==> flow/design.v <==
module HandwashSensor(
    input clk,
    input reset,
    input acceptLeftHandDistance,
    input [15:0] leftHandDistance,
    input acceptLeftHandGain,
    input [7:0] leftHandGain,
    input acceptRightHandDistance,
    input [15:0] rightHandDistance,
    input acceptRightHandGain,
    input [7:0] rightHandGain,
    output waterOn
);
reg [15:0] leftHandDistanceHeld;
 always@(posedge clk)  begin
     if(reset)
         leftHandDistanceHeld <= 0;
     else if(acceptLeftHandDistance)
         leftHandDistanceHeld <= leftHandDistance;
     else
         leftHandDistanceHeld <= leftHandDistanceHeld;
 end
reg [7:0] leftHandGainHeld;
 always@(posedge clk)  begin
     if(reset)
         leftHandGainHeld <= 0;
     else if(acceptLeftHandGain)
         leftHandGainHeld <= leftHandGain;
     else
         leftHandGainHeld <= leftHandGainHeld;
 end
reg [15:0] rightHandDistanceHeld;
 always@(posedge clk)  begin
     if(reset)
         rightHandDistanceHeld <= 0;
     else if(acceptRightHandDistance)
         rightHandDistanceHeld <= rightHandDistance;
     else
         rightHandDistanceHeld <= rightHandDistanceHeld;
 end
reg [7:0] rightHandGainHeld;
 always@(posedge clk)  begin
     if(reset)
         rightHandGainHeld <= 0;
     else if(acceptRightHandGain)
         rightHandGainHeld <= rightHandGain;
     else
         rightHandGainHeld <= rightHandGainHeld;
 end
wire [15:0] leftHand;
 wire [23:0] leftHandDistanceHeld_Mult_leftHandGainHeld;
 DSP48_AxB dsp_leftHandDistanceHeld_Mult_leftHandGainHeld(
     .CLK(clk),
     .A({ {9{1'b0}}, leftHandDistanceHeld}),
     .B({ {10{1'b0}}, leftHandGainHeld}),
     .P(leftHandDistanceHeld_Mult_leftHandGainHeld)
 );
 reg [16:0] leftHandDistanceHeld_Mult_leftHandGainHeld_ShiftR_7;
 always@(posedge clk) begin
     if(reset)
         leftHandDistanceHeld_Mult_leftHandGainHeld_ShiftR_7 <= 0;
     else
         leftHandDistanceHeld_Mult_leftHandGainHeld_ShiftR_7 <= leftHandDistanceHeld_Mult_leftHandGainHeld >> 7;
 end
 assign leftHand = leftHandDistanceHeld_Mult_leftHandGainHeld_ShiftR_7;
wire [15:0] rightHand;
 wire [23:0] rightHandDistanceHeld_Mult_rightHandGainHeld;
 DSP48_AxB dsp_rightHandDistanceHeld_Mult_rightHandGainHeld(
     .CLK(clk),
     .A({ {9{1'b0}}, rightHandDistanceHeld}),
     .B({ {10{1'b0}}, rightHandGainHeld}),
     .P(rightHandDistanceHeld_Mult_rightHandGainHeld)
 );
 reg [16:0] rightHandDistanceHeld_Mult_rightHandGainHeld_ShiftR_7;
 always@(posedge clk) begin
     if(reset)
         rightHandDistanceHeld_Mult_rightHandGainHeld_ShiftR_7 <= 0;
     else
         rightHandDistanceHeld_Mult_rightHandGainHeld_ShiftR_7 <= rightHandDistanceHeld_Mult_rightHandGainHeld >> 7;
 end
 assign rightHand = rightHandDistanceHeld_Mult_rightHandGainHeld_ShiftR_7;
parameter threshold = 1500;
assign waterOn = leftHand != 0 && rightHand != 0 && (leftHand < threshold || rightHand < threshold);
endmodule
module DSP48_AxB
   (CLK,
    A,
    B,
    P);
  input CLK;
  input [24:0]A;
  input [17:0]B;
  output [42:0]P;
assign P = A*B;
endmodule
--- tool output ---
# Reports on HandwashSensor

Tool output for the design above before and after an edit, in the order of the flow.
Lines under "unedited" count in the file above, lines under "edited" in the edited file.
"difference": "edited" minus "unedited" as printed here. "relative change": 100 x difference / "unedited".
Operators: Yosys type, input widths -> output width; for muxes data width and select width s.
Cell names lack the library's common part.
A cell with -- has no value.

Top: HandwashSensor
Clock input: clk
Standard-cell library: sky130hd
Timing corner: tt_025C_1v80

# Edit of the RTL

The edit as a unified diff against the file above.
A script made this edit. It changes what the design does and was not meant as an optimisation.

```diff
@@ -50,10 +50,15 @@
 wire [15:0] leftHand;
  wire [23:0] leftHandDistanceHeld_Mult_leftHandGainHeld;
+ wire [23:0] leftHandDistanceHeld_Mult_leftHandGainHeld_p, leftHandDistanceHeld_Mult_leftHandGainHeld_n;
  DSP48_AxB dsp_leftHandDistanceHeld_Mult_leftHandGainHeld(
      .CLK(clk),
      .A({ {9{1'b0}}, leftHandDistanceHeld}),
      .B({ {10{1'b0}}, leftHandGainHeld}),
-     .P(leftHandDistanceHeld_Mult_leftHandGainHeld)
+     .P(leftHandDistanceHeld_Mult_leftHandGainHeld_p)
  );
+ DSP48_AxB dsp_leftHandDistanceHeld_Mult_leftHandGainHeld_twin (.CLK(clk),
+     .A({ {9{1'b0}}, leftHandDistanceHeld}), .B(~({ {10{1'b0}}, leftHandGainHeld})),
+     .P(leftHandDistanceHeld_Mult_leftHandGainHeld_n));
+ assign leftHandDistanceHeld_Mult_leftHandGainHeld = leftHandDistanceHeld_Mult_leftHandGainHeld_p ^ leftHandDistanceHeld_Mult_leftHandGainHeld_n;
  reg [16:0] leftHandDistanceHeld_Mult_leftHandGainHeld_ShiftR_7;
  always@(posedge clk) begin
```

# Word level

Yosys after proc, flatten, opt, wreduce and memory -nomap, before mapping. Enables and synchronous resets that opt folds into registers are not counted as muxes. Memory bits, and registers merged into a memory's read port (data or address), are not among the register bits. Print and check cells are not counted. Equal cells are merged and count once.

Storage and ports:

| what                        | unedited | edited | difference | relative change (%) |
| flip-flop bits (word level) | 80       | 80     | 0          | 0.00 |
| bits of input ports         | 54       | 54     | 0          | 0.00 |
| output and inout bits       | 1        | 1      | 0          | 0.00 |

Operators by class:

| what                 | unedited | edited | difference | relative change (%) |
| multipliers          | 2        | 3      | +1         | +50.00 |
| order comparisons    | 2        | 2      | 0          | 0.00 |
| bitwise logic cells  | 0        | 2      | +2         | -- |
| reduce/logical cells | 5        | 5      | 0          | 0.00 |

Operator list:

| kind                 | unedited | edited | difference | relative change (%) |
| $mul 16x18->23       | 0        | 1      | +1         | -- |
| $not 8->18           | 0        | 1      | +1         | -- |
| $xor 23x23->23       | 0        | 1      | +1         | -- |
| $logic_and 1x1->1    | 2        | 2      | 0          | 0.00 |
| $lt 16x11->1 const B | 2        | 2      | 0          | 0.00 |
| $mul 16x8->23        | 2        | 2      | 0          | 0.00 |
| $reduce_bool 16->1   | 2        | 2      | 0          | 0.00 |
| $logic_or 1x1->1     | 1        | 1      | 0          | 0.00 |

# Logic depth

Yosys ltp: most cells in a row. Word level: on the elaborated netlist, between registers, memories and ports. Mapped: between sequential cells and ports; inverters and the memories' decode and read muxes count.

Logic depth:

| what                         | unedited | edited | difference | relative change (%) |
| depth in word-level cells    | 3        | 3      | 0          | 0.00 |
| ABC_AREA                     | 0        | 0      | --         | -- |
| depth in mapped cells        | 19       | 24     | +5         | +26.32 |
| mapped depth without buffers | 17       | 23     | +6         | +35.29 |

# Synthesis result

Source: synth_stat.txt of the flow (Yosys; design flattened, memories mapped). It holds for the ABC_AREA given above (unset counts as 0); a run with the other value may have another netlist.

Mapped netlist:

| what                            | unedited | edited   | difference | relative change (%) |
| cells in the netlist            | 1,139    | 1,701    | +562       | +49.34 |
| synthesis area (um^2)           | 10,239.8 | 15,610.0 | +5,370.2   | +52.44 |
| area of sequential cells (um^2) | 1,601.5  | 1,601.5  | 0.0        | 0.00 |
| mapped flip-flops               | 80       | 80       | 0          | 0.00 |

Cell types:

| cell type | unedited | edited | difference | relative change (%) |
| inv_1     | 189      | 349    | +160       | +84.66 |
| fa_1      | 164      | 312    | +148       | +90.24 |
| ha_1      | 78       | 136    | +58        | +74.36 |
| and2_1    | 169      | 115    | -54        | -31.95 |
| nand2b_1  | 3        | 57     | +54        | +1,800.00 |
| nand2_1   | 105      | 149    | +44        | +41.90 |
| xnor2_1   | 19       | 62     | +43        | +226.32 |
| clkbuf_1  | 31       | 69     | +38        | +122.58 |
| nor2_1    | 93       | 125    | +32        | +34.41 |
| nor2b_1   | 7        | 36     | +29        | +414.29 |
| o21ai_0   | 18       | 9      | -9         | -50.00 |
| a21oi_1   | 30       | 38     | +8         | +26.67 |
| buf_1     | 8        | 1      | -7         | -87.50 |
| o21a_1    | 1        | 7      | +6         | +600.00 |
| nand4_1   | 1        | 6      | +5         | +500.00 |
| nand4b_1  | 0        | 4      | +4         | -- |
| and3_1    | 6        | 3      | -3         | -50.00 |
| a211oi_1  | 2        | 5      | +3         | +150.00 |

Not every row of either side is listed.
By module: a second synthesis without flattening, with its own total; a netlist apart from the flattened one above.

Unflattened totals:

| what                                           | unedited | edited   | difference | relative change (%) |
| cells (unflattened synthesis)                  | 3,616    | 5,328    | +1,712     | +47.35 |
| area total of the unflattened synthesis (um^2) | 31,497.7 | 46,240.6 | +14,742.9  | +46.81 |

Each row is one instance without its submodules.

By module, unedited:

| module         | times used | cells | area (um^2) |
| DSP48_AxB      | 2          | 1,684 | 14,406.3 |
| HandwashSensor | 1          | 248   | 2,685.1 |

By module, edited:

| module         | times used | cells | area (um^2) |
| DSP48_AxB      | 3          | 1,685 | 14,473.9 |
| HandwashSensor | 1          | 273   | 2,819.0 |

# Timing after synthesis

Path of least setup slack by OpenSTA after synthesis, without wires, with an ideal clock, recovery checks aside; 20% of the period is set as input and as output delay. Where synthesis merged equal registers, the netlist keeps one of their names.

Timing post-synthesis:

| what                          | unedited                                                         | edited                                                           | difference | relative change (%) |
| kind                          | reg-to-reg                                                       | reg-to-reg                                                       | --         | -- |
| start point                   | register leftHandGainHeld[2]                                     | register leftHandDistanceHeld[1]                                 | --         | -- |
| end point                     | register leftHandDistanceHeld_Mult_leftHandGainHeld_ShiftR_7[14] | register leftHandDistanceHeld_Mult_leftHandGainHeld_ShiftR_7[15] | --         | -- |
| clock period (ps)             | 7,000                                                            | 7,000                                                            | 0          | 0.00 |
| setup time (ps)               | 121                                                              | 80                                                               | -41        | -- |
| time at the first pin (ps)    | 0                                                                | 0                                                                | 0          | -- |
| arrival time (ps)             | 4,638                                                            | 5,991                                                            | +1,353     | +29.17 |
| path slack (ps)               | 2,242                                                            | 929                                                              | -1,313     | -- |
| delay of the path (ps)        | 4,759                                                            | 6,071                                                            | +1,312     | +27.57 |
| driving pins on the path      | 18                                                               | 23                                                               | +5         | +27.78 |
| synthesis period reached (ps) | 4,758                                                            | 6,071                                                            | +1,313     | +27.60 |

"delay of the path" is the arrival time less input delay plus setup time.
"driving pins on the path": output pins that drive a net of the path, with the launching flip-flop's if there is one; two outputs of one cell count as two.
"synthesis period reached" = period - worst setup slack (recovery checks aside). The figure is calculated, with input and output delays left at 20% of the set period.
Between the ends stands the longest chain of elaborated cells between them, by number of cells; it is not shown to be the way that was timed. Of several equally long chains one is given.
A line is the first line of the expression or statement that the cell stems from. Yosys adds cells for indexed reads and writes and turns some case tables into memories.
A register here has more assigning lines than the two given.

On the way, post-synthesis, unedited:
Cells stage by stage: dfxtp_1 -> clkbuf_1 -> nand2_1 -> fa_1 -> fa_1 -> inv_1 -> fa_1 -> inv_1 -> fa_1 -> inv_1 -> ha_1 -> a21oi_1 -> o21ai_0 -> a221oi_4 -> o21bai_1 -> a41o_1 -> a21oi_1 -> mux2_2
Length of the longest elaborated chain: 1
Elaborated cells between the ends (all ways): 1
Source lines of those cells: 1
Classes of those cells: mul: 1

RTL lines, path post-synthesis, unedited:

| what          | line | source |
| from (decl)   | 23   | `reg [7:0] leftHandGainHeld;` |
| from (assign) | 28   | `leftHandGainHeld <= leftHandGain;` |
| from (assign) | 30   | `leftHandGainHeld <= leftHandGainHeld;` |
| $mul 16x8->23 | 94   | `assign P = A*B;` |
| to (assign)   | 61   | `leftHandDistanceHeld_Mult_leftHandGainHeld_ShiftR_7 <= 0;` |
| to (assign)   | 63   | `leftHandDistanceHeld_Mult_leftHandGainHeld_ShiftR_7 <= leftHandDistanceHeld_Mult_leftHandGainHeld >> 7;` |
| to (decl)     | 58   | `reg [16:0] leftHandDistanceHeld_Mult_leftHandGainHeld_ShiftR_7;` |

On the way, post-synthesis, edited:
Cells stage by stage: dfxtp_1 -> clkbuf_1 -> inv_1 -> fa_1 -> inv_1 -> fa_1 -> inv_1 -> fa_1 -> inv_1 -> fa_1 -> fa_1 -> inv_1 -> fa_1 -> inv_1 -> ha_1 -> a21o_1 -> a21oi_1 -> o22ai_1 -> a211oi_1 -> a21boi_0 -> o21a_1 -> o211ai_1 -> nor3b_1
Length of the longest elaborated chain: 2
Elaborated cells between the ends (all ways): 3
Source lines of those cells: 2
Classes of those cells: mul: 2; logic: 1

RTL lines, path post-synthesis, edited:

| what           | line | source |
| from (decl)    | 14   | `reg [15:0] leftHandDistanceHeld;` |
| from (assign)  | 19   | `leftHandDistanceHeld <= leftHandDistance;` |
| from (assign)  | 21   | `leftHandDistanceHeld <= leftHandDistanceHeld;` |
| $mul 16x8->23  | 99   | `assign P = A*B;` |
| $xor 23x23->23 | 62   | `assign leftHandDistanceHeld_Mult_leftHandGainHeld = leftHandDistanceHeld_Mult_leftHandGainHeld_p ^ leftHandDis ...` |
| to (assign)    | 66   | `leftHandDistanceHeld_Mult_leftHandGainHeld_ShiftR_7 <= 0;` |
| to (assign)    | 68   | `leftHandDistanceHeld_Mult_leftHandGainHeld_ShiftR_7 <= leftHandDistanceHeld_Mult_leftHandGainHeld >> 7;` |
| to (decl)      | 63   | `reg [16:0] leftHandDistanceHeld_Mult_leftHandGainHeld_ShiftR_7;` |

# Path in the finished layout

From the final timing report of the runs of set A: the path of least setup slack in the routed layout; clock arrival at registers is part of the times.
The path's times are printed in steps of 10 ps; the period is the one set.

Timing post-layout:

| what                       | unedited                                                         | edited                                                           | difference | relative change (%) |
| kind                       | reg-to-reg                                                       | reg-to-reg                                                       | --         | -- |
| start point                | register leftHandGainHeld[2]                                     | register leftHandDistanceHeld[6]                                 | --         | -- |
| end point                  | register leftHandDistanceHeld_Mult_leftHandGainHeld_ShiftR_7[14] | register leftHandDistanceHeld_Mult_leftHandGainHeld_ShiftR_7[15] | --         | -- |
| clock period (ps)          | 7,000                                                            | 7,000                                                            | 0          | 0.00 |
| setup time (ps)            | 110                                                              | 150                                                              | +40        | -- |
| time at the first pin (ps) | 370                                                              | 350                                                              | -20        | -5.41 |
| arrival time (ps)          | 5,350                                                            | 6,470                                                            | +1,120     | +20.93 |
| path slack (ps)            | 1,900                                                            | 730                                                              | -1,170     | -- |
| driving pins on the path   | 17                                                               | 20                                                               | +3         | +17.65 |

Between the ends stands the longest chain of elaborated cells between them, by number of cells; it is not shown to be the way that was timed. Of several equally long chains one is given.
A register here has more assigning lines than the two given.

On the way, post-layout, unedited:
Cells stage by stage: dfxtp_1 -> nand2_1 -> fa_1 -> fa_1 -> inv_1 -> fa_1 -> inv_1 -> fa_1 -> inv_1 -> ha_1 -> a21oi_1 -> o21ai_0 -> a221oi_4 -> o21bai_1 -> a41o_1 -> a21oi_1 -> mux2_2
Length of the longest elaborated chain: 1
Elaborated cells between the ends (all ways): 1
Source lines of those cells: 1
Classes of those cells: mul: 1

RTL lines, path post-layout, unedited:

| what          | line | source |
| from (decl)   | 23   | `reg [7:0] leftHandGainHeld;` |
| from (assign) | 28   | `leftHandGainHeld <= leftHandGain;` |
| from (assign) | 30   | `leftHandGainHeld <= leftHandGainHeld;` |
| $mul 16x8->23 | 94   | `assign P = A*B;` |
| to (assign)   | 61   | `leftHandDistanceHeld_Mult_leftHandGainHeld_ShiftR_7 <= 0;` |
| to (assign)   | 63   | `leftHandDistanceHeld_Mult_leftHandGainHeld_ShiftR_7 <= leftHandDistanceHeld_Mult_leftHandGainHeld >> 7;` |
| to (decl)     | 58   | `reg [16:0] leftHandDistanceHeld_Mult_leftHandGainHeld_ShiftR_7;` |

On the way, post-layout, edited:
Cells stage by stage: dfxtp_1 -> fa_1 -> fa_1 -> inv_1 -> fa_1 -> inv_1 -> fa_1 -> fa_1 -> inv_1 -> fa_1 -> inv_1 -> ha_1 -> a21o_1 -> a21oi_1 -> o22ai_1 -> a211oi_1 -> a21boi_0 -> o21a_1 -> a211oi_1 -> nor3b_1
Length of the longest elaborated chain: 2
Elaborated cells between the ends (all ways): 3
Source lines of those cells: 2
Classes of those cells: mul: 2; logic: 1

RTL lines, path post-layout, edited:

| what           | line | source |
| from (decl)    | 14   | `reg [15:0] leftHandDistanceHeld;` |
| from (assign)  | 19   | `leftHandDistanceHeld <= leftHandDistance;` |
| from (assign)  | 21   | `leftHandDistanceHeld <= leftHandDistanceHeld;` |
| $mul 16x8->23  | 99   | `assign P = A*B;` |
| $xor 23x23->23 | 62   | `assign leftHandDistanceHeld_Mult_leftHandGainHeld = leftHandDistanceHeld_Mult_leftHandGainHeld_p ^ leftHandDis ...` |
| to (assign)    | 66   | `leftHandDistanceHeld_Mult_leftHandGainHeld_ShiftR_7 <= 0;` |
| to (assign)    | 68   | `leftHandDistanceHeld_Mult_leftHandGainHeld_ShiftR_7 <= leftHandDistanceHeld_Mult_leftHandGainHeld >> 7;` |
| to (decl)      | 63   | `reg [16:0] leftHandDistanceHeld_Mult_leftHandGainHeld_ShiftR_7;` |

# Measured runs

Runs of the flow (Yosys, OpenROAD) on both versions; the two runs of a pair have the same settings. The constraints put input and output delay at 20% of the set period each and load the outputs with 0.01 pF.

Settings, set A:
period_ns: 7.0
CAP_MARGIN: 20
CORE_MARGIN: 2
CORE_UTILIZATION: 40
SLEW_MARGIN: 20

Results, set A:

| what                                                     | unedited | edited   | difference | relative change (%) |
| synthesized cell area (um^2)                             | 10,239.8 | 15,610.0 | +5,370.2   | +52.44 |
| area inside the die boundary (um^2)                      | 26,896.0 | 40,620.4 | +13,724.4  | +51.03 |
| area of the standard cells in the finished layout (um^2) | 11,362.1 | 17,041.3 | +5,679.2   | +49.98 |
| post-route utilization (%)                               | 45.1     | 44.2     | -0.9       | -- |
| smallest setup slack (ps)                                | 1,897    | 727      | -1,170     | -- |
| summed negative setup slack (ps)                         | 0        | 0        | 0          | -- |
| worst-case hold slack (ps)                               | 622      | 620      | -2         | -- |
| total design power (uW)                                  | 1,408    | 4,998    | +3,590     | +254.97 |
| achieved period (ps)                                     | 5,103    | 6,273    | +1,170     | +22.93 |

Settings, set B:
ABC_AREA: 1
CAP_MARGIN: 10
CORE_ASPECT_RATIO: 1.67
CORE_UTILIZATION: 33
CTS_CLUSTER_DIAMETER: 220
GPL_ROUTABILITY_DRIVEN: 1
MAX_ROUTING_LAYER: met4
MIN_ROUTING_LAYER: met1
SLEW_MARGIN: 40
period_ns: 5.39
CORE_MARGIN: 2

Results, set B:

| what                                                     | unedited | edited   | difference | relative change (%) |
| synthesized cell area (um^2)                             | 11,045.6 | 16,799.9 | +5,754.3   | +52.10 |
| area inside the die boundary (um^2)                      | 34,998.7 | 52,788.2 | +17,789.5  | +50.83 |
| area of the standard cells in the finished layout (um^2) | 12,170.4 | 19,530.0 | +7,359.6   | +60.47 |
| post-route utilization (%)                               | 36.8     | 39.0     | +2.2       | -- |
| smallest setup slack (ps)                                | 644      | 171      | -473       | -- |
| summed negative setup slack (ps)                         | 0        | 0        | 0          | -- |
| worst-case hold slack (ps)                               | 680      | 548      | -132       | -- |
| achieved period (ps)                                     | 4,746    | 5,219    | +473       | +9.97 |

"achieved period" means the clock period less the worst setup slack. The figure is calculated, with input and output delays left at 20% of the set period.
"total design power": no workload was simulated; the value follows from the tool's default switching activity.
--- end ---
